==> flow/design.v <==
module alu(opcode, operand_1, operand_2, result, nzcv_old, nzcv, c_from_shifter, isWriteback);
parameter N = 32; 
input[3:0] opcode;	 
input wire [N-1:0] operand_1;  
input wire [N-1:0] operand_2;
input wire[3:0] nzcv_old;  
input wire c_from_shifter; 
output reg isWriteback;  
output reg[N-1:0] result;  
output reg [3:0] nzcv; 	 
reg cin;
reg cout;
reg[N-1:0] neg;
always @(*) begin
	cin = 0;
	cout = 0;
	neg = 0;
	nzcv= nzcv_old;
	case(opcode)
		4'd0: begin
			result = operand_1 & operand_2;
			nzcv[1] = c_from_shifter;
			isWriteback = 1;
		end
		4'd1: begin
			result = operand_1 ^ operand_2;
			isWriteback = 1;
			nzcv[1] = c_from_shifter;
		end
		4'd2: begin
			neg = -operand_2;
			{cin, result[N-2:0]} = operand_1[N-2:0]+neg[N-2:0]; 
			{cout, result[N-1]} = cin+ operand_1[N-1]+neg[N-1];
			nzcv[1]  = cout;	 
			nzcv[0] = cin^cout;  
			isWriteback = 1;
		end
		4'd3: begin
			neg = -operand_1;
			{cin, result[N-2:0]} = operand_2[N-2:0]+neg[N-2:0]; 
			{cout, result[N-1]} = cin+ operand_2[N-1]+neg[N-1];
			nzcv[1]  = cout;	 
			nzcv[0] = cin^cout;  
			isWriteback = 1;
		end
		4'd4: begin
			{cin, result[N-2:0]} = operand_1[N-2:0]+operand_2[N-2:0]; 
			{cout, result[N-1]} = cin+ operand_1[N-1]+operand_2[N-1];
			nzcv[1]  = cout;	 
			nzcv[0] = cin^cout;  
			isWriteback = 1;
		end
		4'd5: begin
			{cin, result[N-2:0]} = operand_1[N-2:0]+operand_2[N-2:0]+nzcv_old[1]; 
			{cout, result[N-1]} = cin+ operand_1[N-1]+operand_2[N-1];
			nzcv[1]  = cout;	 
			nzcv[0] = cin^cout;  
			isWriteback = 1;
		end
		4'd6: begin
			neg = -operand_2;
			{cin, result[N-2:0]} = operand_1[N-2:0]+neg[N-2:0]+nzcv_old[1]-1; 
			{cout, result[N-1]} = cin+ operand_1[N-1]+neg[N-1];
			nzcv[1]  = cout;	 
			nzcv[0] = cin^cout;  
			isWriteback = 1;
		end
		4'd7: begin
			neg = -operand_1;
			{cin, result[N-2:0]} = operand_2[N-2:0]+neg[N-2:0]+nzcv_old[1]-1; 
			{cout, result[N-1]} = cin+ operand_2[N-1]+neg[N-1];
			nzcv[1]  = cout;	 
			nzcv[0] = cin^cout;  
			isWriteback = 1;
		end
		4'd8: begin
			result = operand_1 & operand_2;
			isWriteback = 0;
			nzcv[1] = c_from_shifter;
		end
		4'd9: begin
			result = operand_1 ^ operand_2;
			isWriteback = 0;
			nzcv[1] = c_from_shifter;
		end
		4'd10: begin
			neg = -operand_2;
			{cin, result[N-2:0]} = operand_1[N-2:0]+neg[N-2:0]; 
			{cout, result[N-1]} = cin+ operand_1[N-1]+neg[N-1];
			nzcv[1]  = cout;	 
			nzcv[0] = cin^cout;  
			isWriteback = 0;
		end
		4'd11: begin
			{cin, result[N-2:0]} = operand_1[N-2:0]+operand_2[N-2:0]; 
			{cout, result[N-1]} = cin+ operand_1[N-1]+operand_2[N-1];
			nzcv[1]  = cout;	 
			nzcv[0] = cin^cout;  
			isWriteback = 0;
		end
		4'd12: begin
			result = operand_1 | operand_2;
			isWriteback = 1;
			nzcv[1] = c_from_shifter;
		end
		4'd13: begin
			result = operand_2;
			isWriteback = 1;
			nzcv[1] =c_from_shifter;
		end
		4'd14: begin
			result = operand_1 & (~operand_2);
			isWriteback = 1;
			nzcv[1] =c_from_shifter;
		end
		4'd15: begin
			result = ~operand_2;
			isWriteback = 1;
			nzcv[1] = c_from_shifter;
		end
	endcase
	nzcv[3] = result[N-1]; 	 
	nzcv[2] = (result == 0);  
end
endmodule
module bshift(instr_bit_25,imm_value, Rm, Rs, operand2, cin, c_to_alu, direct_data, use_shifter);
	parameter n=32;
	input [n-1:0] direct_data;
	input use_shifter;
	input instr_bit_25;  
	input [11:0] imm_value;  
	input [n-1:0] Rm;
	input [n-1:0] Rs;
	output [n-1:0] operand2;  
	input cin;
	output reg c_to_alu;
	wire instr_bit_25;
	wire [11:0] imm_value;
	reg [n-1:0] in;
	reg [n-1:0] out;
	reg [7:0] shiftby;  
	reg [n-1:0] junk;
	assign operand2 =(use_shifter==1)?out:direct_data ;
	always @* begin 
		in = 0;
		shiftby = 0;
		junk = 0;
		out = 0;
		c_to_alu = 0;
		if (instr_bit_25) begin
			in[n-1:8] = 0;
			in[7:0] = imm_value[7:0];
			shiftby[0]=0;
			shiftby[7:4]=4'd0;
			shiftby[4:1] = imm_value[11:8];
			{junk,out} = {in,in} >> shiftby[7:0];
			if(shiftby[7:0]==0) c_to_alu = cin;
			else c_to_alu = out[31];
		end
		else begin  
			if(imm_value[6:4] == 0) begin
				in = Rm;
				{c_to_alu,out} = {cin ,in} << imm_value[11:7];
			end
			if(imm_value[6:4] == 3'd1) begin
				in = Rm;
				shiftby[7:0] = Rs[7:0];
				{c_to_alu,out} = {cin,in} << shiftby[7:0];
			end
			if(imm_value[6:4] == 3'd2) begin
				in = Rm;
				{out, c_to_alu} = {in,cin} >> imm_value[11:7];
			end
			if(imm_value[6:4] == 3'd3) begin
				in = Rm;
				shiftby[7:0] = Rs[7:0];
				{out, c_to_alu} = {in,cin} >> shiftby[7:0];
			end
			if(imm_value[6:4] == 3'd4) begin
				in = Rm;
				if(in[n-1]){junk,out, c_to_alu} = {32'hFFFFFFFF,in,cin} >> imm_value[11:7];
				else {out, c_to_alu} = {in,cin} >> imm_value[11:7];
			end
			if(imm_value[6:4] == 3'd5) begin
				in = Rm;
				shiftby[7:0] = Rs[7:0];
				if(in[n-1]) {junk,out, c_to_alu} = {32'hFFFFFFFF,in,cin} >> shiftby[7:0];
				else {out,c_to_alu} = {in,cin} >> shiftby[7:0];
			end
			if((imm_value[6:4] == 3'd6)&&(imm_value[11:7]!=5'd0)) begin
				in = Rm;
				{junk,out,c_to_alu} = {in,in,cin} >> imm_value[11:7];
			end
			if(imm_value[6:4] == 3'd7) begin
				in=Rm;
				shiftby[7:0] = Rs[7:0];
				{junk,out,c_to_alu} = {in,in,cin} >> shiftby[4:0];  
			end
			if((imm_value[6:4] == 3'd6)&&(imm_value[11:7]==5'd0)) begin
				in= Rm;
				{out, c_to_alu} = {cin, in};
			end
		end
	end
endmodule 
module cond ( nzcv,  condition_code, will_this_be_executed);
input wire[3:0] nzcv;
input wire[3:0] condition_code;
output reg will_this_be_executed;
always @* begin
case(condition_code)
	0: begin	 
	if(nzcv[2] == 1)  will_this_be_executed = 1;
	else will_this_be_executed = 0;	
	end
	1: begin  
	if(nzcv[2] == 0)  will_this_be_executed = 1;
	else will_this_be_executed = 0;	
	end
	2: begin  
	if(nzcv[1] == 1)  will_this_be_executed = 1;
	else will_this_be_executed = 0;	
	end	
	3: begin  
	if(nzcv[1] == 0)  will_this_be_executed = 1;
	else will_this_be_executed = 0;	
	end	
	4: begin  
	if(nzcv[3] == 1)  will_this_be_executed = 1;
	else will_this_be_executed = 0;	
	end	
	5: begin  
	if(nzcv[3] == 0)  will_this_be_executed = 1;
	else will_this_be_executed = 0;	
	end	
	6: begin  
	if(nzcv[0] == 1)  will_this_be_executed = 1;
	else will_this_be_executed = 0;	
	end	
	7: begin  
	if(nzcv[0] == 0)  will_this_be_executed = 1;
	else will_this_be_executed = 0;	
	end	
	8: begin  
	if(nzcv[1] == 1 && nzcv[2] == 0)  will_this_be_executed = 1;
	else will_this_be_executed = 0;	
	end	
	9: begin  
	if(nzcv[1] == 0 && nzcv[2] == 1)  will_this_be_executed = 1;
	else will_this_be_executed = 0;	
	end	
	10: begin  
	if(nzcv[3] == nzcv[0])  will_this_be_executed = 1;
	else will_this_be_executed = 0;	
	end	
	11: begin  
	if(nzcv[3] != nzcv[0])  will_this_be_executed = 1;
	else will_this_be_executed = 0;	
	end	
	12: begin  
	if(nzcv[2] == 0 && nzcv[3] == nzcv[0])  will_this_be_executed = 1;
	else will_this_be_executed = 0;	
	end	
	13: begin  
	if(nzcv[2] == 0 || nzcv[3] != nzcv[0])  will_this_be_executed = 1;
	else will_this_be_executed = 0;	
	end	
	14: begin  
	will_this_be_executed = 1;	
	end	
	15: begin  
	will_this_be_executed = 1;
	end
endcase
end
endmodule
module multiplier(    Rs, Rm, result  );
parameter N = 32; 
output wire[N-1:0] result;
input wire[N-1:0] Rs;
input wire[N-1:0] Rm;
assign result = Rm*Rs;
endmodule
module inst_decode(ir, instr_type);
input wire [31:0] ir;
output reg[3:0] instr_type;
always@* begin
	instr_type = 9;
	if(ir[27] == 1 && ir[26] ==1) instr_type = 12;
	if(ir[27] == 1 && ir[26] == 0) begin
		if(ir[25] == 0) instr_type = 10;
		else if(ir[25] == 1) instr_type = 11;
	end
	if(ir[27] == 0 && ir[26] == 1) begin
		if(ir[25] == 0) instr_type = 8;
		else begin
			if(ir[4] == 1) instr_type = 9;
			if(ir[4] == 0) instr_type = 8;
		end
	end
	if(ir[27] == 0 && ir[26] == 0) begin
		if(ir[25] == 1) instr_type = 7;
		else begin
			if(ir[11:8] == 4'b1111 && ir[7:4] == 4'b0001) instr_type = 2;
			else if( (( ir[7] ==1) && (ir[4] == 1)) == 0) instr_type = 7;
			else if( ir[6] == 1) instr_type = 6;
			else if( ir[6] == 0 && ir[5] == 1 && ir[22] == 1) instr_type = 5;
			else if( ir[6] == 0 && ir[5] == 1 && ir[22] == 1) instr_type = 4;
			else if( ir[6] == 0 && ir[5] == 0 && ir[24] == 1) instr_type = 3;
			else if( ir[6] == 0 && ir[5] == 0 && ir[24] == 0 && ir[23] ==1) instr_type = 1;
			else if( ir[6] == 0 && ir[5] == 0 && ir[24] == 0 && ir[23] ==0) instr_type = 0;
		end
	end
end
endmodule
module arm7_execute (
	input             clk,
	input      [31:0] instr_i,   
	input      [31:0] rn_i,      
	input      [31:0] rd_i,      
	input      [31:0] rs_i,      
	input      [31:0] rm_i,      
	input      [31:0] pc_i,      
	input      [3:0]  nzcv_i,    
	output reg [31:0] result_o,
	output reg [3:0]  nzcv_o,
	output reg        wb_o,
	output reg        exec_o
);
localparam T_MULTIPLY          = 4'd0;
localparam T_DATA_PROCESSING   = 4'd7;
localparam T_LOAD_STORE        = 4'd8;
localparam T_BRANCH            = 4'd11;
localparam OP_SUB              = 4'd2;
localparam OP_ADD              = 4'd4;
reg [31:0] instr_q, rn_q, rd_q, rs_q, rm_q, pc_q;
reg [3:0]  nzcv_q;
always @(posedge clk) begin
	instr_q <= instr_i;
	rn_q    <= rn_i;
	rd_q    <= rd_i;
	rs_q    <= rs_i;
	rm_q    <= rm_i;
	pc_q    <= pc_i;
	nzcv_q  <= nzcv_i;
end
wire [3:0]  instr_type;
wire [31:0] mult_result;
wire [31:0] shifter_result;
wire        c_to_alu;
wire [31:0] alu_result;
wire [3:0]  alu_nzcv;
wire        alu_is_writeback;
wire        will_this_be_executed;
reg        use_shifter;
reg [31:0] alu_operand_1;
reg [31:0] alu_operand_2;
reg [3:0]  alu_opcode;
inst_decode InstructionDecoder(
	.ir(instr_q),
	.instr_type(instr_type)
);
multiplier Multiplier(
	.Rs(rs_q),
	.Rm(rm_q),
	.result(mult_result)
);
always @(*) begin
	alu_operand_2 = 0;
	case (instr_type)
		T_DATA_PROCESSING: begin
			alu_operand_1 = rn_q;
			use_shifter = 1;
			alu_opcode = instr_q[24:21];
		end
		T_MULTIPLY: begin
			alu_operand_1 = (instr_q[21] == 1) ? rd_q : 32'd0;	 
			alu_operand_2 = mult_result;
			use_shifter = 0;
			alu_opcode = OP_ADD;
		end
		T_BRANCH: begin
			alu_operand_1 = pc_q - 4;
			alu_operand_2 = (instr_q[23] == 1) ? {6'b111111, instr_q[23:0], 2'b00} : {6'b000000, instr_q[23:0], 2'b00};
			use_shifter = 0;
			alu_opcode = OP_ADD;
		end
		T_LOAD_STORE: begin
			alu_operand_1 = rn_q;
			use_shifter = 1;
			alu_opcode = (instr_q[23] == 1) ? OP_ADD : OP_SUB;
		end
		default: begin
			alu_operand_1 = rn_q;
			use_shifter = 1;
			alu_opcode = OP_ADD;
		end
	endcase
end
bshift BarrelShifter(
	.instr_bit_25(instr_q[25]),
	.imm_value(instr_q[11:0]),
	.Rs(rs_q),
	.Rm(rm_q),
	.cin(nzcv_q[1]),
	.direct_data(alu_operand_2),
	.use_shifter(use_shifter),
	.operand2(shifter_result),
	.c_to_alu(c_to_alu)
);
alu ALU(
	.opcode(alu_opcode),
	.operand_1(alu_operand_1),
	.operand_2(shifter_result),
	.nzcv_old(nzcv_q),
	.c_from_shifter(c_to_alu),
	.result(alu_result),
	.nzcv(alu_nzcv),
	.isWriteback(alu_is_writeback)
);
cond conditionFieldChecker(
	.nzcv(nzcv_q),
	.condition_code(instr_q[31:28]),
	.will_this_be_executed(will_this_be_executed)
);
always @(posedge clk) begin
	result_o <= alu_result;
	nzcv_o   <= alu_nzcv;
	wb_o     <= alu_is_writeback;
	exec_o   <= will_this_be_executed;
end
endmodule
* Step by step through the tools: arm7_execute
Tool output for the design above, in the order of the flow.
Line numbers count from 1 in the design file above.
Cell names lack the library's common part.
The mark n/a stands for no value.
- Top :: arm7_execute
- Clock :: clk
- Standard-cell library :: sky130hd
- Timing corner :: tt_025C_1v80

* After elaboration
Source: Yosys, flattened and elaborated, memories not mapped. Widths are those after wreduce; folded enables and synchronous resets count as part of the registers. Registers that Yosys merges into a memory's read port (data or address) are not register bits. Print and check cells do not count. Equal cells are merged and count once.
- $add $sub $neg :: 23
- $mul :: 1
- Equal/unequal tests :: 44
- Shift operators :: 9
- Multiplexer cells :: 65
- Bitwise operators :: 19
- Reductions and logical operators :: 37
** Operators with widths (count)
- 32-bit by 32-bit multiplier with 32-bit output :: 1
- 32-bit 2-to-1 mux :: 13
- 31-bit case mux with 12-bit select :: 1
- 65-bit by 5-bit right shift with 33-bit output :: 3
- 32-bit case mux with 2-bit select :: 2
- 31-bit by 31-bit adder with 32-bit output :: 3
- 32-bit by 1-bit adder with 32-bit output :: 3
- 4-bit equality test (second input constant) :: 19
- 33-bit 2-to-1 mux :: 2
- 65-bit by 8-bit right shift with 33-bit output :: 1
- 32-bit by 1-bit subtractor with 32-bit output (second input constant) :: 2
- 32-bit AND :: 2
- 32-bit negator :: 2
- 32-bit zero test :: 2
- 4-bit 2-to-1 mux :: 11
- 40-bit by 5-bit right shift with 32-bit output :: 1
- 4-bit by 3-bit equality test with 1-bit output (second input constant) :: 9
- 33-bit by 5-bit << shifter with 33-bit output :: 1
- 33-bit by 5-bit right shift with 33-bit output :: 1
- 33-bit by 8-bit << shifter with 33-bit output :: 1
- 33-bit by 8-bit right shift with 33-bit output :: 1
- 32-bit by 3-bit subtractor with 32-bit output (second input constant) :: 1
- 32-bit bitwise OR :: 1
- 32-bit bitwise XOR :: 1
- 32-bit inverter :: 1
- 1-bit 2-to-1 mux :: 28
- 1-bit logical AND :: 18
- 4-bit by 2-bit equality test with 1-bit output (second input constant) :: 4
Not listed: further kinds 25, cells in them 63.
- Register bits after elaboration :: 234
- Bits of input ports :: 197
- Output and inout port bits :: 38
- Elaborated cells :: 209

* Longest topological paths
Depth = most cells in a row (Yosys ltp): at word level without a register or memory, in the mapped netlist without a sequential cell, where the memories' decode and read muxes count.
- Depth after elaboration :: 24
- ABC_AREA :: 0
- Depth in mapped cells :: 55
- Mapped depth without buffers :: 49

* Mapped cells and area
Yosys stat after the flow's synthesis: flattened, memories mapped to cells. It holds for the ABC_AREA given above (unset counts as 0); a run with the other value may have another netlist.
The area totals of this step are shown rounded.
- Cell count :: 5640
- Synthesis area :: 44000 µm²
- Sequential part of the area :: 4700 µm²
- Mapped flip-flops :: 233
- Buffer cells :: 383
** Cell types (count)
- fa_1 :: 417
- dfxtp_1 :: 233
- ha_1 :: 287
- nand2_1 :: 595
- and2_1 :: 328
- inv_1 :: 534
- xnor2_1 :: 209
- mux2i_1 :: 138
- a21oi_1 :: 259
- nor2_1 :: 343
- o21ai_0 :: 215
- clkbuf_1 :: 272
- nor3_1 :: 152
- nand3_1 :: 146
- xor2_1 :: 75
- o211ai_1 :: 87
- a211oi_1 :: 79
- a221oi_1 :: 65
Not listed: further types 96, cells in them 1206.
By module: a second synthesis without flattening, with its own total; a netlist apart from the flattened one above.
- Cells (unflattened synthesis) :: 5611
- Area (unflattened synthesis) :: 44000 µm²
Rows give one instance, submodules left out.
** Modules
- multiplier :: instances 1, cells 1650, area 15000 µm², seq. area 0.0 µm²
- alu :: instances 1, cells 2085, area 14000 µm², seq. area 0.0 µm²
- bshift :: instances 1, cells 1395, area 8600 µm², seq. area 0.0 µm²
- arm7_execute :: instances 1, cells 449, area 6100 µm², seq. area 4700 µm²
- inst_decode :: instances 1, cells 19, area 130 µm², seq. area 0.0 µm²
- cond :: instances 1, cells 13, area 120 µm², seq. area 0.0 µm²

* Worst setup path after synthesis
Source: OpenSTA report_checks on the synthesized netlist (no wires, ideal clock, input and output delay 20% of the period each), path of least setup slack; recovery checks are left aside. Register names are those of the netlist, which keeps one name where synthesis merged equal registers.
- Path kind :: register -> register
- Start point :: register rm_q[7]
- End point :: register nzcv_o[2]
- Period :: 13.0 ns
- Launch time at the first pin :: 0.000 ns
- Data arrival time :: 12.028 ns
- Slack :: 0.869 ns
- Delay of the path :: 12.131 ns
- Driving pins on the path :: 51
- Period reached after synthesis :: 12.131 ns
"delay of the path" = arrival - input delay + setup time.
"driving pins on the path" counts driving pins, that of a launching flip-flop among them; a cell with two outputs on the path counts twice.
"period reached after synthesis" is the clock period less the worst setup slack; recovery checks do not enter. This is arithmetic on one report: input and output delays are still those of the set period (20% each).
Between the ends stands the longest chain of elaborated cells between them, by number of cells; it is not shown to be the way that was timed. Of several equally long chains one is given.
Each line given opens the expression or statement behind the cell; cells for indexed reads and writes are added by Yosys, which also makes memories of some case tables.
- Path through :: dfxtp_1 -> clkbuf_1 -> clkbuf_1 -> clkbuf_1 -> and2_1 -> fa_1 -> inv_1 -> fa_1 -> fa_1 -> fa_1 -> inv_1 -> ha_1 -> ha_1 -> fa_1 -> fa_1 -> ha_1 -> a21o_1 -> o41ai_1 -> [... 15 more ...] -> or3b_2 -> nor3b_1 -> a21oi_1 -> a31o_2 -> nor4b_1 -> a311oi_1 -> nand2_1 -> nor2_1 -> nand3_1 -> nor2b_1 -> xnor2_1 -> fa_1 -> a221oi_1 -> o2111ai_1 -> a221o_1 -> a221oi_1 -> nor2_1 -> a2111oi_2
- Cells in the longest elaborated chain :: 20
- Elaborated cells on any way between the ends :: 52
- Classes of those cells :: add/sub: 21; mul: 1; shift: 8; mux: 16; logic: 5; reduce/logical: 1
** RTL lines, path after synthesis
- from (decl) :: RTL line 336 : reg [31:0] instr_q, rn_q, rd_q, rs_q, rm_q, pc_q;
- from (assign) :: RTL line 343 : rm_q <= rm_i;
- 33-bit by 5-bit << shifter with 33-bit output :: RTL line 163 : {c_to_alu,out} = {cin ,in} << imm_value[11:7];
- 32-bit 2-to-1 mux :: RTL line 161 : if(imm_value[6:4] == 0) begin
- 32-bit 2-to-1 mux :: RTL line 165 : if(imm_value[6:4] == 3'd1) begin
- 32-bit 2-to-1 mux :: RTL line 170 : if(imm_value[6:4] == 3'd2) begin
- 32-bit 2-to-1 mux :: RTL line 174 : if(imm_value[6:4] == 3'd3) begin
- 32-bit 2-to-1 mux :: RTL line 179 : if(imm_value[6:4] == 3'd4) begin
- 32-bit 2-to-1 mux :: RTL line 184 : if(imm_value[6:4] == 3'd5) begin
- [... 6 more ...]
- 31-bit by 31-bit adder with 32-bit output :: RTL line 62 : {cin, result[N-2:0]} = operand_1[N-2:0]+neg[N-2:0]+nzcv_old[1]-1;
- 32-bit by 1-bit adder with 32-bit output :: RTL line 62
- 32-bit by 1-bit subtractor with 32-bit output :: RTL line 62
- 1-bit by 1-bit adder with 2-bit output :: RTL line 63 : {cout, result[N-1]} = cin+ operand_1[N-1]+neg[N-1];
- 2-bit by 1-bit adder with 2-bit output :: RTL line 63
- 1-bit case mux with 12-bit select :: RTL line 19 : case(opcode)
- 32-bit zero test :: RTL line 123 : nzcv[2] = (result == 0);
- to (assign) :: RTL line 428 : nzcv_o <= alu_nzcv;
- to (decl) :: RTL line 326 : output reg [3:0] nzcv_o,
Nets of the timed path that keep an RTL name, with a line that drives or declares them; the list need not be complete.
** Nets with RTL names, path after synthesis (RTL line)
- ALU.nzcv[3] :: 19

* Path in the finished layout
Path of least setup slack in the final report of stored run 3 (OpenROAD, finished layout, wires in). Where an end is a register, its clock arrival counts in the times.
- Path kind :: register -> register
- Start point :: register instr_q[6]
- End point :: register nzcv_o[2]
- Period :: 13.5 ns
- Launch time at the first pin :: 0.68 ns
- Data arrival time :: 14.29 ns
- Slack :: -0.26 ns
- Driving pins on the path :: 34
- Path through :: dfxtp_1 -> buf_2 -> buf_4 -> nor2_2 -> nor3_1 -> nor2_1 -> buf_2 -> buf_2 -> buf_2 -> a21oi_1 -> a221oi_1 -> o211ai_1 -> o41ai_1 -> nand2_1 -> nor3_2 -> nor2b_1 -> xnor2_1 -> ha_1 -> clkbuf_1 -> o2111ai_1 -> o221ai_1 -> xnor2_1 -> o221ai_1 -> nor4_4 -> nand2_1 -> xnor2_1 -> a21oi_1 -> a31oi_1 -> nand4b_1 -> or4_1 -> or4b_1 -> nor4b_2 -> nand4b_1 -> a2111oi_2
- Elaborated cells on any way between the ends :: 100
- Classes of those cells :: add/sub: 22; eq/ne: 26; shift: 1; mux: 26; logic: 6; reduce/logical: 19
** RTL lines, path post-layout
- from (decl) :: RTL line 336 : reg [31:0] instr_q, rn_q, rd_q, rs_q, rm_q, pc_q;
- from (assign) :: RTL line 339 : instr_q <= instr_i;
- to (assign) :: RTL line 428 : nzcv_o <= alu_nzcv;
- to (decl) :: RTL line 326 : output reg [3:0] nzcv_o,
Chain of elaborated cells between the ends: none given.
Nets of the timed path that keep an RTL name, with a line that drives or declares them; the list need not be complete.
** Nets with RTL names, path post-layout
- ALU.result[13] :: RTL line 19 : case(opcode)

Hand-over note for arm7_execute

Top module arm7_execute; platform sky130hd; tools Yosys and OpenROAD; 3 stored runs in no particular order. Input and output delays are each 20% of the period that was set; the output load is 0.01 pF.
"period reached" means the clock period less the worst setup slack. The figure is calculated, with input and output delays left at 20% of the set period.
"time used up by the worst setup path": the worst setup path's part of the clock period (all of it between registers, 20% less for each end at a port) less its slack. A launch clock that arrives late makes it longer, a capture clock that arrives late makes it shorter.
"power consumption" rests on the timing tool's default activity at the inputs, not on a simulated workload.
The measured numbers are rounded.

* Stored run 1
** Files
==> flow/run.sh <==
#!/bin/bash
# the make line also repeats the synthesis and layout settings of config.mk as NAME=value (left out here)
make -C /OpenROAD-flow-scripts/flow DESIGN_CONFIG=/design/flow/config.mk WORK_HOME=/design/flow/orfs CLKGATE_MAP_FILE= finish
==> flow/config.mk <==
export PLATFORM = sky130hd
export DESIGN_NAME = arm7_execute
export DESIGN_NICKNAME = arm7_execute
export VERILOG_FILES = /design/flow/design.v
export SDC_FILE = /design/flow/constraint.sdc
export NUM_CORES = 4
export LEC_CHECK = 0
export CAP_MARGIN = 20
export CELL_PAD_IN_SITES_DETAIL_PLACEMENT = 1
export CELL_PAD_IN_SITES_GLOBAL_PLACEMENT = 2
export CORE_ASPECT_RATIO = 0.84
export CORE_MARGIN = 7
export CORE_UTILIZATION = 61
export CTS_CLUSTER_DIAMETER = 113
export CTS_CLUSTER_SIZE = 53
export GPL_ROUTABILITY_DRIVEN = 0
export HOLD_SLACK_MARGIN = -0.03
export MIN_ROUTING_LAYER = met2
export PLACE_DENSITY = 0.79
export SETUP_SLACK_MARGIN = 1.18
export SLEW_MARGIN = 15
export TNS_END_PERCENT = 25
==> flow/constraint.sdc <==
create_clock -name core_clock -period 21.3 [get_ports {clk}]
set_input_delay 4.2600 -clock core_clock [delete_from_list [all_inputs] [get_ports {clk}]]
set_output_delay 4.2600 -clock core_clock [all_outputs]
set_load 0.01 [all_outputs]
** Results
No results, placement failed with GPL-0301.

* Stored run 2
** Files
==> flow/run.sh <==
#!/bin/bash
# the make line also repeats the synthesis and layout settings of config.mk as NAME=value (left out here)
make -C /OpenROAD-flow-scripts/flow DESIGN_CONFIG=/design/flow/config.mk WORK_HOME=/design/flow/orfs CLKGATE_MAP_FILE= finish
==> flow/config.mk <==
export PLATFORM = sky130hd
export DESIGN_NAME = arm7_execute
export DESIGN_NICKNAME = arm7_execute
export VERILOG_FILES = /design/flow/design.v
export SDC_FILE = /design/flow/constraint.sdc
export NUM_CORES = 4
export LEC_CHECK = 0
export CAP_MARGIN = 20
export CELL_PAD_IN_SITES_DETAIL_PLACEMENT = 1
export CELL_PAD_IN_SITES_GLOBAL_PLACEMENT = 2
export CORE_ASPECT_RATIO = 0.84
export CORE_MARGIN = 7
export CORE_UTILIZATION = 61
export CTS_CLUSTER_DIAMETER = 111
export CTS_CLUSTER_SIZE = 38
export HOLD_SLACK_MARGIN = -0.03
export MIN_ROUTING_LAYER = met2
export PLACE_DENSITY = 0.79
export SETUP_SLACK_MARGIN = 1.18
export SLEW_MARGIN = 15
export TNS_END_PERCENT = 25
==> flow/constraint.sdc <==
create_clock -name core_clock -period 21.3 [get_ports {clk}]
set_input_delay 4.2600 -clock core_clock [delete_from_list [all_inputs] [get_ports {clk}]]
set_output_delay 4.2600 -clock core_clock [all_outputs]
set_load 0.01 [all_outputs]
** Results
No results, placement failed with GPL-0301.

* Stored run 3
** Files
==> flow/run.sh <==
#!/bin/bash
# the make line also repeats the synthesis and layout settings of config.mk as NAME=value (left out here)
make -C /OpenROAD-flow-scripts/flow DESIGN_CONFIG=/design/flow/config.mk WORK_HOME=/design/flow/orfs CLKGATE_MAP_FILE= finish
==> flow/config.mk <==
export PLATFORM = sky130hd
export DESIGN_NAME = arm7_execute
export DESIGN_NICKNAME = arm7_execute
export VERILOG_FILES = /design/flow/design.v
export SDC_FILE = /design/flow/constraint.sdc
export NUM_CORES = 4
export LEC_CHECK = 0
export ABC_AREA = 0
export CAP_MARGIN = 20
export CELL_PAD_IN_SITES_GLOBAL_PLACEMENT = 3
export CORE_MARGIN = 9
export CORE_UTILIZATION = 19
export CTS_CLUSTER_DIAMETER = 57
export CTS_CLUSTER_SIZE = 86
export GPL_ROUTABILITY_DRIVEN = 1
export GPL_TIMING_DRIVEN = 0
export HOLD_SLACK_MARGIN = 0.24
export PLACE_DENSITY_LB_ADDON = 0.12
export SETUP_SLACK_MARGIN = -0.6
export SLEW_MARGIN = 40
export TNS_END_PERCENT = 60
==> flow/constraint.sdc <==
create_clock -name core_clock -period 13.5 [get_ports {clk}]
set_input_delay 2.7000 -clock core_clock [delete_from_list [all_inputs] [get_ports {clk}]]
set_output_delay 2.7000 -clock core_clock [all_outputs]
set_load 0.01 [all_outputs]
** Results
- Setup slack of the critical path :: -0.26 ns
- Final setup TNS :: -0.26 ns
- Final utilization :: 0.23
- Time used up by the worst setup path :: 13.76 ns
- Class of the worst setup path :: register -> register
- Period reached :: 13.761 ns
- Yosys chip area after synthesis :: 44000 µm²
- Post-route worst hold slack :: 0.57 ns
- Power consumption :: 16 mW
- Standard-cell area after routing :: 53000 µm²
- Die footprint :: 250000 µm²

End of note.
